==> flow/design.v <==
module flopr(clock, reset, d, q);
    parameter WIDTH = 8;
    input clock; 
    input reset;
    input [WIDTH-1:0] d; 
    output reg [WIDTH-1:0] q;   
    always @(posedge clock, posedge reset)
        if (reset)
            q <= 0;
        else 
            q <= d;
endmodule
module adder(a, b, sum);
    input [31:0] a;
    input [31:0] b;
    output [31:0] sum;
    assign sum = a + b;
endmodule
module mux2(d0, d1, s, y);
    parameter WIDTH = 8;
    input [WIDTH-1:0] d0; 
    input [WIDTH-1:0] d1;
    input s;
    output [WIDTH-1:0] y;
    assign y = s ? d1 : d0;
endmodule
module mux3(d0, d1, d2, s, y);
    parameter WIDTH = 8;
    input [WIDTH-1:0] d0; 
    input [WIDTH-1:0] d1;
    input [WIDTH-1:0] d2;
    input [1:0] s;
    output [WIDTH-1:0] y;
    assign y = s[1] ? d2 : (s[0] ? d1 : d0);
endmodule
module mux8(d0, d1, d2, d3, d4, d5, d6, d7, s, y);
    parameter WIDTH = 8;
    input [WIDTH-1:0] d0;
    input [WIDTH-1:0] d1;
    input [WIDTH-1:0] d2;
    input [WIDTH-1:0] d3;
    input [WIDTH-1:0] d4;
    input [WIDTH-1:0] d5;
    input [WIDTH-1:0] d6;
    input [WIDTH-1:0] d7;
    input [2:0] s;
    output reg [WIDTH-1:0] y;
    always @*
        begin
            case(s)
                3'b000: y = d0;
                3'b001: y = d1;
                3'b010: y = d2;
                3'b011: y = d3;
                3'b100: y = d4;
                3'b101: y = d5;
                3'b110: y = d6;
                3'b111: y = d7;
                default: y = d0;
            endcase
        end
endmodule
module regfile(clock, write_enable, address_read_1, address_read_2, address_write, write_data, read_data_1, read_data_2);
    input clock;
    input write_enable;
    input [4:0] address_read_1;
    input [4:0] address_read_2;
    input [4:0] address_write;
    input [31:0] write_data;
    output [31:0] read_data_1;
    output [31:0] read_data_2;
    reg [31:0] registers[31:0];
    always @(posedge clock)
        begin
            if (write_enable) 
                registers[address_write] <= write_data;
        end
    assign read_data_1 = (address_read_1 != 0) ? registers[address_read_1] : 0;  
    assign read_data_2 = (address_read_2 != 0) ? registers[address_read_2] : 0;  
endmodule
module generate_immediate(instruction, immediate);
    input [31:0] instruction;
    output reg [31:0] immediate;
    always @*
        begin
            case(instruction[6:0])
                7'b0000011,                                                                                                      
                7'b0010011,                                                                                                      
                7'b1100111: immediate = {{20{instruction[31]}}, instruction[31:20]};                                             
                7'b0100011: immediate = {{20{instruction[31]}}, instruction[31:25], instruction[11:7]};                          
                7'b1100011: immediate = {{20{instruction[31]}}, instruction[7], instruction[30:25],  instruction[11:8], 1'b0};   
                7'b1101111: immediate = {{12{instruction[31]}}, instruction[19:12], instruction[20], instruction[30:21], 1'b0};  
                7'b0110111,                                                                                                      
                7'b0010111: immediate = {instruction[31:12], 12'b0};                                                             
                default: immediate = 32'bx;  
            endcase
        end
endmodule
module alu(src_A, src_B, ALU_control, ALU_result, zero);
    input [31:0] src_A;
    input [31:0] src_B;
    input [3:0] ALU_control;
    output reg [31:0] ALU_result;
    output zero;
    always @*
        case(ALU_control)
            4'b0000: ALU_result <= src_A + src_B;  
            4'b0001: ALU_result <= src_A - src_B;  
            4'b0010: ALU_result <= src_A & src_B;  
            4'b0011: ALU_result <= src_A | src_B;  
            4'b0100: ALU_result <= src_A ^ src_B;  
            4'b0101: ALU_result <= ($signed(src_A) < $signed(src_B)) ? 1 : 0;  
            4'b0110: ALU_result <= ($unsigned(src_A) < $unsigned(src_B)) ? 1 : 0;  
            4'b0111: ALU_result <= $signed(src_A) >>> src_B[4:0];  
            4'b1000: ALU_result <= $signed(src_A) >> src_B[4:0];  
            4'b1001: ALU_result <= $signed(src_A) << src_B[4:0];  
            default: ALU_result <= 32'd0;  
        endcase
    assign zero = (ALU_result == 0) ? 1 : 0;  
endmodule
module select_read(funct3, read_data_in, read_data_out);
    input [2:0] funct3;
    input [31:0] read_data_in;
    output reg [31:0] read_data_out;
    always @*
        begin
            case(funct3)
                3'b000: read_data_out = {{24{read_data_in[7]}}, read_data_in[7:0]};      
                3'b001: read_data_out = {{16{read_data_in[15]}}, read_data_in[15:0]};    
                3'b010: read_data_out = read_data_in;                                    
                3'b100: read_data_out = {24'b0, read_data_in[7:0]};                      
                3'b101: read_data_out = {16'b0, read_data_in[15:0]};                     
                default: read_data_out = 32'bx;  
            endcase
        end
endmodule
module main_decoder(opcode, funct3, reg_write, ALU_select, memory_control, result_select, branch, ALU_op, jump);
    input [6:0] opcode;
    input [2:0] funct3;
    output reg_write;
    output ALU_select;
    output [3:0] memory_control;
    output [2:0] result_select;
    output branch;
    output [1:0] ALU_op;
    output jump;
    reg [12:0] controls;
    assign {reg_write, ALU_select, memory_control, result_select, branch, ALU_op, jump} = controls;   
    always @*
        case(opcode)      
            7'b0000011:                                          
                case(funct3)
                    3'b000: controls = 13'b1_1_0010_001_0_00_0;      
                    3'b001: controls = 13'b1_1_0100_001_0_00_0;      
                    3'b010: controls = 13'b1_1_0000_001_0_00_0;      
                    3'b100: controls = 13'b1_1_1010_001_0_00_0;      
                    3'b101: controls = 13'b1_1_1100_001_0_00_0;      
                    default: controls = 13'bx_x_x_xxxx_xxx_xx_x;     
                endcase
            7'b0100011:
                case(funct3)
                    3'b000: controls = 13'b0_1_0011_000_0_00_0;      
                    3'b001: controls = 13'b0_1_0101_000_0_00_0;      
                    3'b010: controls = 13'b0_1_0001_000_0_00_0;      
                    default: controls = 13'bx_x_x_xxxx_xxx_xx_x;     
                endcase
            7'b0110011: controls = 13'b1_0_0000_000_0_10_0;          
            7'b0010111: controls = 13'b1_0_0000_100_0_00_0;          
            7'b0110111: controls = 13'b1_0_0000_011_0_00_0;          
            7'b1100011: controls = 13'b0_0_0000_000_1_01_0;          
            7'b0010011: controls = 13'b1_1_0000_000_0_10_0;          
            7'b1100111: controls = 13'b1_1_0000_010_0_00_1;          
            7'b1101111: controls = 13'b1_0_0000_010_0_00_1;          
            default:    controls = 13'bx_x_xxxx_xxx_x_xx_x;          
        endcase
endmodule
module alu_decoder(opcode_b5, funct3, funct7b5, ALU_op, ALU_control);
    input opcode_b5;
    input [2:0] funct3;
    input funct7b5;
    input [1:0] ALU_op;
    output reg [3:0] ALU_control;
    wire R_type_subtract;
    wire shift_arithemetic;
    assign R_type_subtract = funct7b5 & opcode_b5;  
    assign shift_arithemetic = funct7b5;  
    always @*
        case(ALU_op)
            2'b00: ALU_control = 3'b000;  
            2'b01:
                case(funct3)
                    3'b000: ALU_control = 4'b0001;  
                    3'b001: ALU_control = 4'b0001;  
                    3'b100: ALU_control = 4'b0101;  
                    3'b101: ALU_control = 4'b0101;  
                    3'b110: ALU_control = 4'b0110;  
                    3'b111: ALU_control = 4'b0110;  
                    default: ALU_control = 4'bxxxx;  
                endcase
            default:
                case(funct3)  
                    3'b000: 
                        begin
                            if (R_type_subtract)
                                ALU_control = 3'b001;  
                            else
                                ALU_control = 3'b000;  
                        end
                    3'b001: ALU_control = 4'b1001;  
                    3'b010: ALU_control = 4'b0101;  
                    3'b011: ALU_control = 4'b0110;  
                    3'b100: ALU_control = 4'b0100;  
                    3'b101:
                        begin
                            if(shift_arithemetic)
                                ALU_control = 4'b0111;  
                            else
                                ALU_control = 4'b1000;  
                        end
                    3'b110: ALU_control = 4'b0011;  
                    3'b111: ALU_control = 4'b0010;  
                    default: ALU_control = 4'bxxxx;  
                endcase
        endcase
endmodule
module controller(opcode, funct3, funct7b5, zero, result_select, memory_control, PC_select, ALU_select, reg_write, jump, ALU_control);
    input [6:0] opcode;
    input [2:0] funct3;  
    input funct7b5;
    input zero;
    output [2:0] result_select;
    output [3:0] memory_control;
    output reg [1:0] PC_select;
    output ALU_select;
    output reg_write;
    output jump;
    output [3:0] ALU_control;
    wire [1:0] ALU_op;
    wire branch;
    main_decoder main_decoder
    (
        opcode,              
        funct3,              
        reg_write,           
        ALU_select,          
        memory_control,      
        result_select,       
        branch,              
        ALU_op,              
        jump                 
    );
    alu_decoder alu_decoder
    (
        opcode[5],       
        funct3,          
        funct7b5,        
        ALU_op,          
        ALU_control      
    );
    always @*
        if(jump)
            case(opcode[3])
                1'b0: PC_select = 2'b10;             
                1'b1: PC_select = 2'b01;             
                default: PC_select = 2'b01;
            endcase
        else
            case(funct3)
                3'b000: PC_select = branch & zero;    
                3'b001: PC_select = branch & ~zero;   
                3'b100: PC_select = branch & ~zero;   
                3'b101: PC_select = branch & zero;    
                3'b110: PC_select = branch & ~zero;   
                3'b111: PC_select = branch & zero;    
                default: PC_select = 2'b00;
            endcase           
endmodule
module datapath(clock, reset, result_select, PC_select, ALU_select, reg_write, ALU_control, instruction, read_data, zero, PC, ALU_result, write_data);
    input clock;
    input reset;
    input [2:0] result_select;
    input [1:0] PC_select;
    input ALU_select;
    input reg_write;
    input [3:0] ALU_control;
    input [31:0] instruction;
    input [31:0] read_data;
    output zero;
    output [31:0] PC;
    output [31:0] ALU_result;
    output [31:0] write_data;
    wire [31:0] PC_next;
    wire [31:0] PC_plus4;
    wire [31:0] PC_target;
    wire [31:0] immediate;
    wire [31:0] src_A;
    wire [31:0] src_B;
    wire [31:0] read_data_out;
    wire [31:0] result;
    flopr #(32) pc_reg(clock, reset, PC_next, PC);
    adder pc_add4(PC, 32'd4, PC_plus4);
    adder pc_addbranch(PC, immediate, PC_target);
    mux3 #(32) pc_mux(PC_plus4, PC_target, ALU_result, PC_select, PC_next);
    regfile regfile(clock, reg_write, instruction[19:15], instruction[24:20], instruction[11:7], result, src_A, write_data);
    generate_immediate generate_immediate(instruction, immediate);
    mux2 #(32) src_B_mux(write_data, immediate, ALU_select, src_B);
    alu alu(src_A, src_B, ALU_control, ALU_result, zero);
    select_read select_read(instruction[14:12], read_data, read_data_out);
    mux8 #(32) result_mux(ALU_result, read_data_out, PC_plus4, immediate, PC_target, 32'hxxxxxxxx, 32'hxxxxxxxx, 32'hxxxxxxxx, result_select, result);
endmodule
module cpu(clock, reset, instruction, read_data, memory_control, PC, ALU_result, write_data);
    input clock;
    input reset;
    input [31:0] instruction;
    input [31:0] read_data;
    output [3:0] memory_control;
    output [31:0] PC;
    output [31:0] ALU_result;
    output [31:0] write_data;
    wire [1:0] PC_select;
    wire ALU_select; 
    wire reg_write;
    wire jump;
    wire zero;
    wire [2:0] result_select;
    wire [3:0] ALU_control;
    controller controller
    (
        instruction[6:0],        
        instruction[14:12],      
        instruction[30],         
        zero,                    
        result_select,           
        memory_control,          
        PC_select,               
        ALU_select,              
        reg_write,               
        jump,                    
        ALU_control              
    );
    datapath datapath
    (
        clock,                   
        reset,                   
        result_select,           
        PC_select,               
        ALU_select,              
        reg_write,               
        ALU_control,             
        instruction,             
        read_data,               
        zero,                    
        PC,                      
        ALU_result,              
        write_data               
    );
endmodule
; ---- Step by step through the tools: cpu
; Tool output for the design above before and after an edit, in the order of the flow.
; "orig" refers to lines of the RTL above, "edited" to lines of the edited file.
; "diff": "edited" minus "orig" as printed here.
; Operators: Yosys type, input widths -> output width; for muxes data width and select width s.
; Library cell names are shortened.
; The mark n/a stands for no value.
[inputs]
top_module = cpu
clock_port = clock
library = sky130hd
pvt_corner = tt_025C_1v80

; ---- Diff
; Unified diff, file above to edited file.
; This change comes from a script, not from a designer. The edited design behaves differently; no optimisation was intended.
; begin of diff
@@ -45,5 +45,5 @@
     input [WIDTH-1:0] d7;
     input [2:0] s;
-    output reg [WIDTH-1:0] y;
+    output reg [WIDTH/2-1:0] y;
     always @*
         begin
; end of diff

; ---- After elaboration
; Source: Yosys, flattened and elaborated, memories not mapped. Widths are those after wreduce; folded enables and synchronous resets count as part of the registers. Registers that Yosys merges into a memory's read port (data or address) are not register bits. Print and check cells do not count.
; Yosys's memory passes give these memory sizes; they may raise the number of words (mostly to a power of two), join words into wider ones and drop unused or constant bits.
[bits]
columns = element, orig, edited, diff
row1 = ff_bits, 32, 32, 0
row2 = ram_bits, 1024, 1024, 0
row3 = n_memories, 1, 1, 0
row4 = in_bits, 66, 66, 0
row5 = out_inout_bits, 100, 100, 0
row6 = wordCells, 89, 89, 0
[memory_table]
columns = element, orig, edited
row1 = memory_list, datapath.regfile.registers 32 x 32 bit 2R1W, datapath.regfile.registers 32 x 32 bit 2R1W
[op_classes]
columns = element, orig, edited, diff
row1 = add_sub_neg, 4, 4, 0
row2 = compare, 2, 2, 0
row3 = eq_ne, 30, 30, 0
row4 = n_shift, 3, 3, 0
row5 = n_mux, 26, 26, 0
row6 = logic, 8, 8, 0
row7 = reduce_and_logical, 14, 14, 0
[op_table]
columns = op, orig, edited, diff
row1 = $pmux 32 s5, 3, 1, -2
row2 = $pmux 16 s5, 0, 2, 2
row3 = $mux 32, 6, 6, 0
row4 = $eq 3x3->1 const B, 5, 5, 0
row5 = $mux 1, 5, 5, 0
row6 = $eq 3x2->1 const B, 4, 4, 0
row7 = $eq 4x3->1 const B, 4, 4, 0
row8 = $reduce_or 2->1, 4, 4, 0
row9 = $eq 7x6->1 const B, 3, 3, 0
row10 = $eq 7x7->1 const B, 3, 3, 0
row11 = $reduce_or 3->1, 3, 3, 0
row12 = $add 32x32->32, 2, 2, 0
row13 = $and 1x1->1, 2, 2, 0
row14 = $eq 3x1->1 const B, 2, 2, 0
row15 = $eq 4x2->1 const B, 2, 2, 0
row16 = $eq 4x4->1 const B, 2, 2, 0
row17 = $eq 7x5->1 const B, 2, 2, 0
row18 = $logic_not 3->1, 2, 2, 0
row19 = $lt 32x32->1, 2, 2, 0
row20 = $pmux 2 s2, 2, 2, 0
row21 = $reduce_bool 5->1, 2, 2, 0
row22 = $add 32x3->32 const B, 1, 1, 0
row23 = $and 1x2->2, 1, 1, 0
row24 = $and 32x32->32, 1, 1, 0
row25 = $eq 2x1->1 const B, 1, 1, 0
row26 = $eq 4x1->1 const B, 1, 1, 0
row27 = $eq 7x2->1 const B, 1, 1, 0
row28 = $logic_not 2->1, 1, 1, 0
; Not every row of either side is listed.

; ---- Depth
; Longest topological path by Yosys (ltp), each cell counted once; first at word level (registers and memories cut), then after technology mapping (sequential cells cut; the memories' decode and read muxes count).
[depth]
columns = element, orig, edited, diff
row1 = ltp_word, 15, 15, 0
row2 = ABC_AREA, 0, 0, n/a
row3 = ltp_mapped, 38, 31, -7
row4 = depth_no_buf, 27, 24, -3

; ---- Synthesis result
; Source: synth_stat.txt of the flow (Yosys; design flattened, memories mapped). It holds for the ABC_AREA given above (unset counts as 0); a run with the other value may have another netlist.
[by_type]
columns = type, orig, edited, diff
row1 = edfxtp_1, 1024, 512, -512
row2 = mux4_2, 534, 230, -304
row3 = nor2_1, 303, 183, -120
row4 = clkbuf_1, 181, 83, -98
row5 = a21oi_1, 241, 164, -77
row6 = o21ai_0, 137, 83, -54
row7 = o221ai_1, 62, 11, -51
row8 = a22oi_1, 22, 71, 49
row9 = ha_1, 132, 84, -48
row10 = a221oi_1, 53, 5, -48
row11 = a31oi_1, 61, 16, -45
row12 = mux2i_1, 179, 138, -41
row13 = mux2_2, 48, 7, -41
row14 = nand3_1, 103, 67, -36
row15 = nand2_1, 230, 196, -34
row16 = inv_1, 118, 84, -34
row17 = buf_1, 59, 25, -34
row18 = and2_1, 43, 9, -34
; Not every row of either side is listed.
[mapped]
columns = element, orig, edited, diff
row1 = stdcells, 4575, 2690, -1885
row2 = yosys_area_um2, 62917.8, 33836.2, -29081.6
row3 = seqArea_um2, 31550.3, 16175.5, -15374.8
row4 = ff_cells, 1056, 544, -512
row5 = buffers, 356, 191, -165
; The figures by module come from a second, unflattened synthesis with its own total; it is not the netlist above.
[unflattened]
columns = element, orig, edited, diff
row1 = cells_unflattened, 4912, 4783, -129
row2 = hier_area_um2, 65415.2, 64285.4, -1129.8
; Each row is one instance without its submodules.
[by_module_orig]
columns = mod, instances, cells, mod_area_um2, seq_area_um2
row1 = regfile, 1, 2400, 46960.0, 30749.5
row2 = alu, 1, 1341, 9298.9, 0.0
row3 = adder, 2, 241, 1744.2, 0.0
row4 = mux8 #(WIDTH=32), 1, 306, 2244.7, 0.0
row5 = flopr #(WIDTH=32), 1, 33, 804.5, 800.8
row6 = mux3 #(WIDTH=32), 1, 107, 714.4, 0.0
row7 = mux2 #(WIDTH=32), 1, 36, 544.3, 0.0
row8 = select_read, 1, 80, 529.3, 0.0
row9 = generate_immediate, 1, 64, 424.2, 0.0
row10 = main_decoder, 1, 32, 200.2, 0.0
row11 = alu_decoder, 1, 23, 156.4, 0.0
row12 = controller, 1, 6, 42.5, 0.0
row13 = datapath, 1, 2, 7.5, 0.0
row14 = cpu, 1, 0, 0.0, 0.0
[by_module_edited]
columns = mod, instances, cells, mod_area_um2, seq_area_um2
row1 = regfile, 1, 2400, 46960.0, 30749.5
row2 = alu, 1, 1341, 9298.9, 0.0
row3 = adder, 2, 241, 1744.2, 0.0
row4 = mux8 #(WIDTH=32), 1, 177, 1114.8, 0.0
row5 = flopr #(WIDTH=32), 1, 33, 804.5, 800.8
row6 = mux3 #(WIDTH=32), 1, 107, 714.4, 0.0
row7 = mux2 #(WIDTH=32), 1, 36, 544.3, 0.0
row8 = select_read, 1, 80, 529.3, 0.0
row9 = generate_immediate, 1, 64, 424.2, 0.0
row10 = main_decoder, 1, 32, 200.2, 0.0
row11 = alu_decoder, 1, 23, 156.4, 0.0
row12 = controller, 1, 6, 42.5, 0.0
row13 = datapath, 1, 2, 7.5, 0.0
row14 = cpu, 1, 0, 0.0, 0.0

; ---- Path before layout
; Path of least setup slack by OpenSTA after synthesis, without wires, with an ideal clock, recovery checks aside; 20% of the period is set as input and as output delay. Where synthesis merged equal registers, the netlist keeps one of their names.
[synth_path]
columns = element, orig, edited, diff
row1 = path_type, input-to-output, input-to-output, n/a
row2 = startpoint, input instruction[20], input instruction[20], n/a
row3 = endpoint, output ALU_result[29], output ALU_result[13], n/a
row4 = tclk_ns, 11.0, 11.0, 0.0
row5 = input_delay_ns, 2.200, 2.200, 0.000
row6 = output_delay_ns, 2.200, 2.200, 0.000
row7 = launch_ns, 2.200, 2.200, 0.000
row8 = arrival_ns, 8.284, 7.166, -1.118
row9 = required_time_ns, 8.800, 8.800, 0.000
row10 = setup_slack_ns, 0.516, 1.634, 1.118
row11 = path_delay_ns, 6.084, 4.966, -1.118
row12 = path_stages, 26, 22, -4
row13 = n_path_buf, 6, 5, -1
row14 = synth_period_reached_ns, 10.484, 9.366, -1.118
; "path_delay_ns" = arrival - input delay + setup time.
; A path that ends at an output port has no setup time.
; "path_stages" counts driving pins, that of a launching flip-flop among them; a cell with two outputs on the path counts twice.
; "synth_period_reached_ns" = period - worst setup slack (recovery checks aside). The figure is calculated, with input and output delays left at 20% of the set period.
; The rows between start and end are the longest chain of elaborated cells between them; the timing report does not say that the signal goes this way. Where chains are equally long, one stands for them.
; Each line given opens the expression or statement behind the cell; cells for indexed reads and writes are added by Yosys, which also makes memories of some case tables.
; The chain passes a memory read, where the word-level depth is cut; so it can be longer than that depth.
[synth_via_orig]
path_cell_list = buf_2 -> buf_6 -> buf_4 -> buf_4 -> clkbuf_1 -> buf_1 -> mux4_2 -> mux4_2 -> mux2i_1 -> nor2_1 -> nand2_1 -> a21boi_0 -> ha_1 -> and3b_1 -> and2_1 -> o211ai_1 -> nor4b_1 -> nor4b_1 -> o21ai_0 -> o21ai_0 -> a41oi_1 -> a211oi_1 -> a211oi_1 -> a41o_1 -> and2_1 -> a211o_1
elab_chain_len = 5
cone_cells = 14
lines_between = 13
classes_between = add/sub (2); shift (3); mux (4); logic (3); reduce/logical (1); memory (1)
[synth_rtl_orig]
columns = element, line
row1 = from (decl), 314  ; input [31:0] instruction;
row2 = $mem_v2 32x32, 72  ; reg [31:0] registers[31:0];
row3 = $mux 32, 79  ; assign read_data_2 = (address_read_2 != 0) ? registers[address_read_2] : 0;
row4 = $mux 32, 25  ; assign y = s ? d1 : d0;
row5 = $sub 32x32->32, 108  ; 4'b0001: ALU_result <= src_A - src_B;
row6 = $pmux 32 s10, 106  ; case(ALU_control)
row7 = to (decl), 318  ; output [31:0] ALU_result;
; Nets of the timed path that keep an RTL name, with a line that drives or declares them; the list need not be complete.
[synth_nets_orig]
columns = net, line
row1 = write_data[7], 79
[synth_via_edited]
path_cell_list = buf_6 -> buf_8 -> buf_12 -> buf_4 -> buf_1 -> mux4_2 -> mux4_2 -> mux2i_1 -> nor2_1 -> nand2_1 -> a21boi_0 -> ha_1 -> inv_1 -> nor2_1 -> or4_1 -> o31a_1 -> a21oi_1 -> nor2_1 -> a21oi_1 -> xor2_1 -> nor2_1 -> a2111o_1
elab_chain_len = 5
cone_cells = 14
lines_between = 13
classes_between = add/sub (2); shift (3); mux (4); logic (3); reduce/logical (1); memory (1)
[synth_rtl_edited]
columns = element, line
row1 = from (decl), 314  ; input [31:0] instruction;
row2 = $mem_v2 32x32, 72  ; reg [31:0] registers[31:0];
row3 = $mux 32, 79  ; assign read_data_2 = (address_read_2 != 0) ? registers[address_read_2] : 0;
row4 = $mux 32, 25  ; assign y = s ? d1 : d0;
row5 = $sub 32x32->32, 108  ; 4'b0001: ALU_result <= src_A - src_B;
row6 = $pmux 32 s10, 106  ; case(ALU_control)
row7 = to (decl), 318  ; output [31:0] ALU_result;
[synth_nets_edited]
columns = net, line
row1 = write_data[6], 79

; ---- Path in the finished layout
; Path of least setup slack in the final report of each run of pair 1 (OpenROAD, finished layout, wires in). Where an end is a register, its clock arrival counts in the times.
[layout_path]
columns = element, orig, edited, diff
row1 = path_type, input-to-output, input-to-output, n/a
row2 = startpoint, input instruction[21], input instruction[18], n/a
row3 = endpoint, output ALU_result[0], output ALU_result[7], n/a
row4 = tclk_ns, 11.0, 11.0, 0.0
row5 = input_delay_ns, 2.20, 2.20, 0.00
row6 = output_delay_ns, 2.20, 2.20, 0.00
row7 = launch_ns, 2.20, 2.20, 0.00
row8 = arrival_ns, 8.58, 8.31, -0.27
row9 = required_time_ns, 8.80, 8.80, 0.00
row10 = setup_slack_ns, 0.22, 0.49, 0.27
row11 = path_stages, 24, 19, -5
row12 = n_path_buf, 7, 4, -3
; The rows between start and end are the longest chain of elaborated cells between them; the timing report does not say that the signal goes this way. Where chains are equally long, one stands for them.
; The chain passes a memory read, where the word-level depth is cut; so it can be longer than that depth.
[layout_via_orig]
path_cell_list = buf_8 -> buf_4 -> mux4_2 -> mux4_2 -> mux2i_1 -> nor2_1 -> nand2_1 -> a21boi_0 -> ha_1 -> inv_1 -> a2111oi_0 -> buf_4 -> nor3_1 -> o221a_2 -> o2bb2ai_4 -> a31oi_1 -> o31ai_1 -> buf_4 -> a21oi_1 -> o31ai_1 -> buf_4 -> nand3b_1 -> buf_4 -> clkdlybuf4s50_1
elab_chain_len = 6
cone_cells = 18
lines_between = 15
classes_between = add/sub (2); compare (2); shift (3); mux (6); logic (3); reduce/logical (1); memory (1)
[layout_rtl_orig]
columns = element, line
row1 = from (decl), 314  ; input [31:0] instruction;
row2 = $mem_v2 32x32, 72  ; reg [31:0] registers[31:0];
row3 = $mux 32, 79  ; assign read_data_2 = (address_read_2 != 0) ? registers[address_read_2] : 0;
row4 = $mux 32, 25  ; assign y = s ? d1 : d0;
row5 = $lt 32x32->1, 113  ; 4'b0110: ALU_result <= ($unsigned(src_A) < $unsigned(src_B)) ? 1 : 0;
row6 = $mux 1, 113
row7 = $pmux 32 s10, 106  ; case(ALU_control)
row8 = to (decl), 318  ; output [31:0] ALU_result;
[layout_via_edited]
path_cell_list = clkdlybuf4s50_1 -> buf_4 -> and3b_1 -> a22oi_1 -> nand2_1 -> or3_1 -> ha_1 -> nor2_1 -> o211ai_1 -> and4b_1 -> o311a_1 -> o21bai_1 -> a211o_1 -> a21oi_1 -> o311ai_0 -> nor3b_1 -> buf_4 -> inv_1 -> clkdlybuf4s50_1
elab_chain_len = 4
cone_cells = 12
lines_between = 11
classes_between = add/sub (2); shift (3); mux (2); logic (3); reduce/logical (1); memory (1)
[layout_rtl_edited]
columns = element, line
row1 = from (decl), 314  ; input [31:0] instruction;
row2 = $mem_v2 32x32, 72  ; reg [31:0] registers[31:0];
row3 = $mux 32, 78  ; assign read_data_1 = (address_read_1 != 0) ? registers[address_read_1] : 0;
row4 = $sub 32x32->32, 108  ; 4'b0001: ALU_result <= src_A - src_B;
row5 = $pmux 32 s10, 106  ; case(ALU_control)
row6 = to (decl), 318  ; output [31:0] ALU_result;

; ---- Layout results
; Both versions went through the flow (Yosys, OpenROAD) with the same settings in each pair. Constraints: input delay and output delay 20% of the set period each, output load 0.01 pF.
[flow_settings_pair_1]
CORE_UTILIZATION = 40
period_ns = 11.0
CAP_MARGIN = 20
CORE_MARGIN = 2
SLEW_MARGIN = 20
[results_pair_1]
columns = element, orig, edited, diff
row1 = post_synth_area_um2, 62917.8, 33836.2, -29081.6
row2 = total_die_area_um2, 160484.0, 86933.6, -73550.4
row3 = utilization_pct, 47.2, 46.5, -0.7
row4 = worst_setup_slack_ns, 0.220, 0.487, 0.267
row5 = tns_setup_ns, 0.000, 0.000, 0.000
row6 = worst_hold_slack_ns, 0.643, 0.662, 0.019
row7 = achieved_clock_period_ns, 10.780, 10.513, -0.267
[flow_settings_pair_2]
CAP_MARGIN = 20
CORE_MARGIN = 8
CORE_UTILIZATION = 22
CTS_CLUSTER_SIZE = 57
PLACE_DENSITY_LB_ADDON = 0.08
SLEW_MARGIN = 0
TNS_END_PERCENT = 60
period_ns = 12.8
[results_pair_2]
columns = element, orig, edited, diff
row1 = post_synth_area_um2, 62917.8, 33836.2, -29081.6
row2 = total_die_area_um2, 303359.0, 166607.0, -136752.0
row3 = utilization_pct, 26.2, 26.3, 0.1
row4 = worst_setup_slack_ns, 0.420, 1.117, 0.697
row5 = tns_setup_ns, 0.000, 0.000, 0.000
row6 = worst_hold_slack_ns, 0.680, 0.691, 0.011
row7 = achieved_clock_period_ns, 12.380, 11.683, -0.697
; "achieved_clock_period_ns" = clock period - worst setup slack. The figure is calculated, with input and output delays left at 20% of the set period.
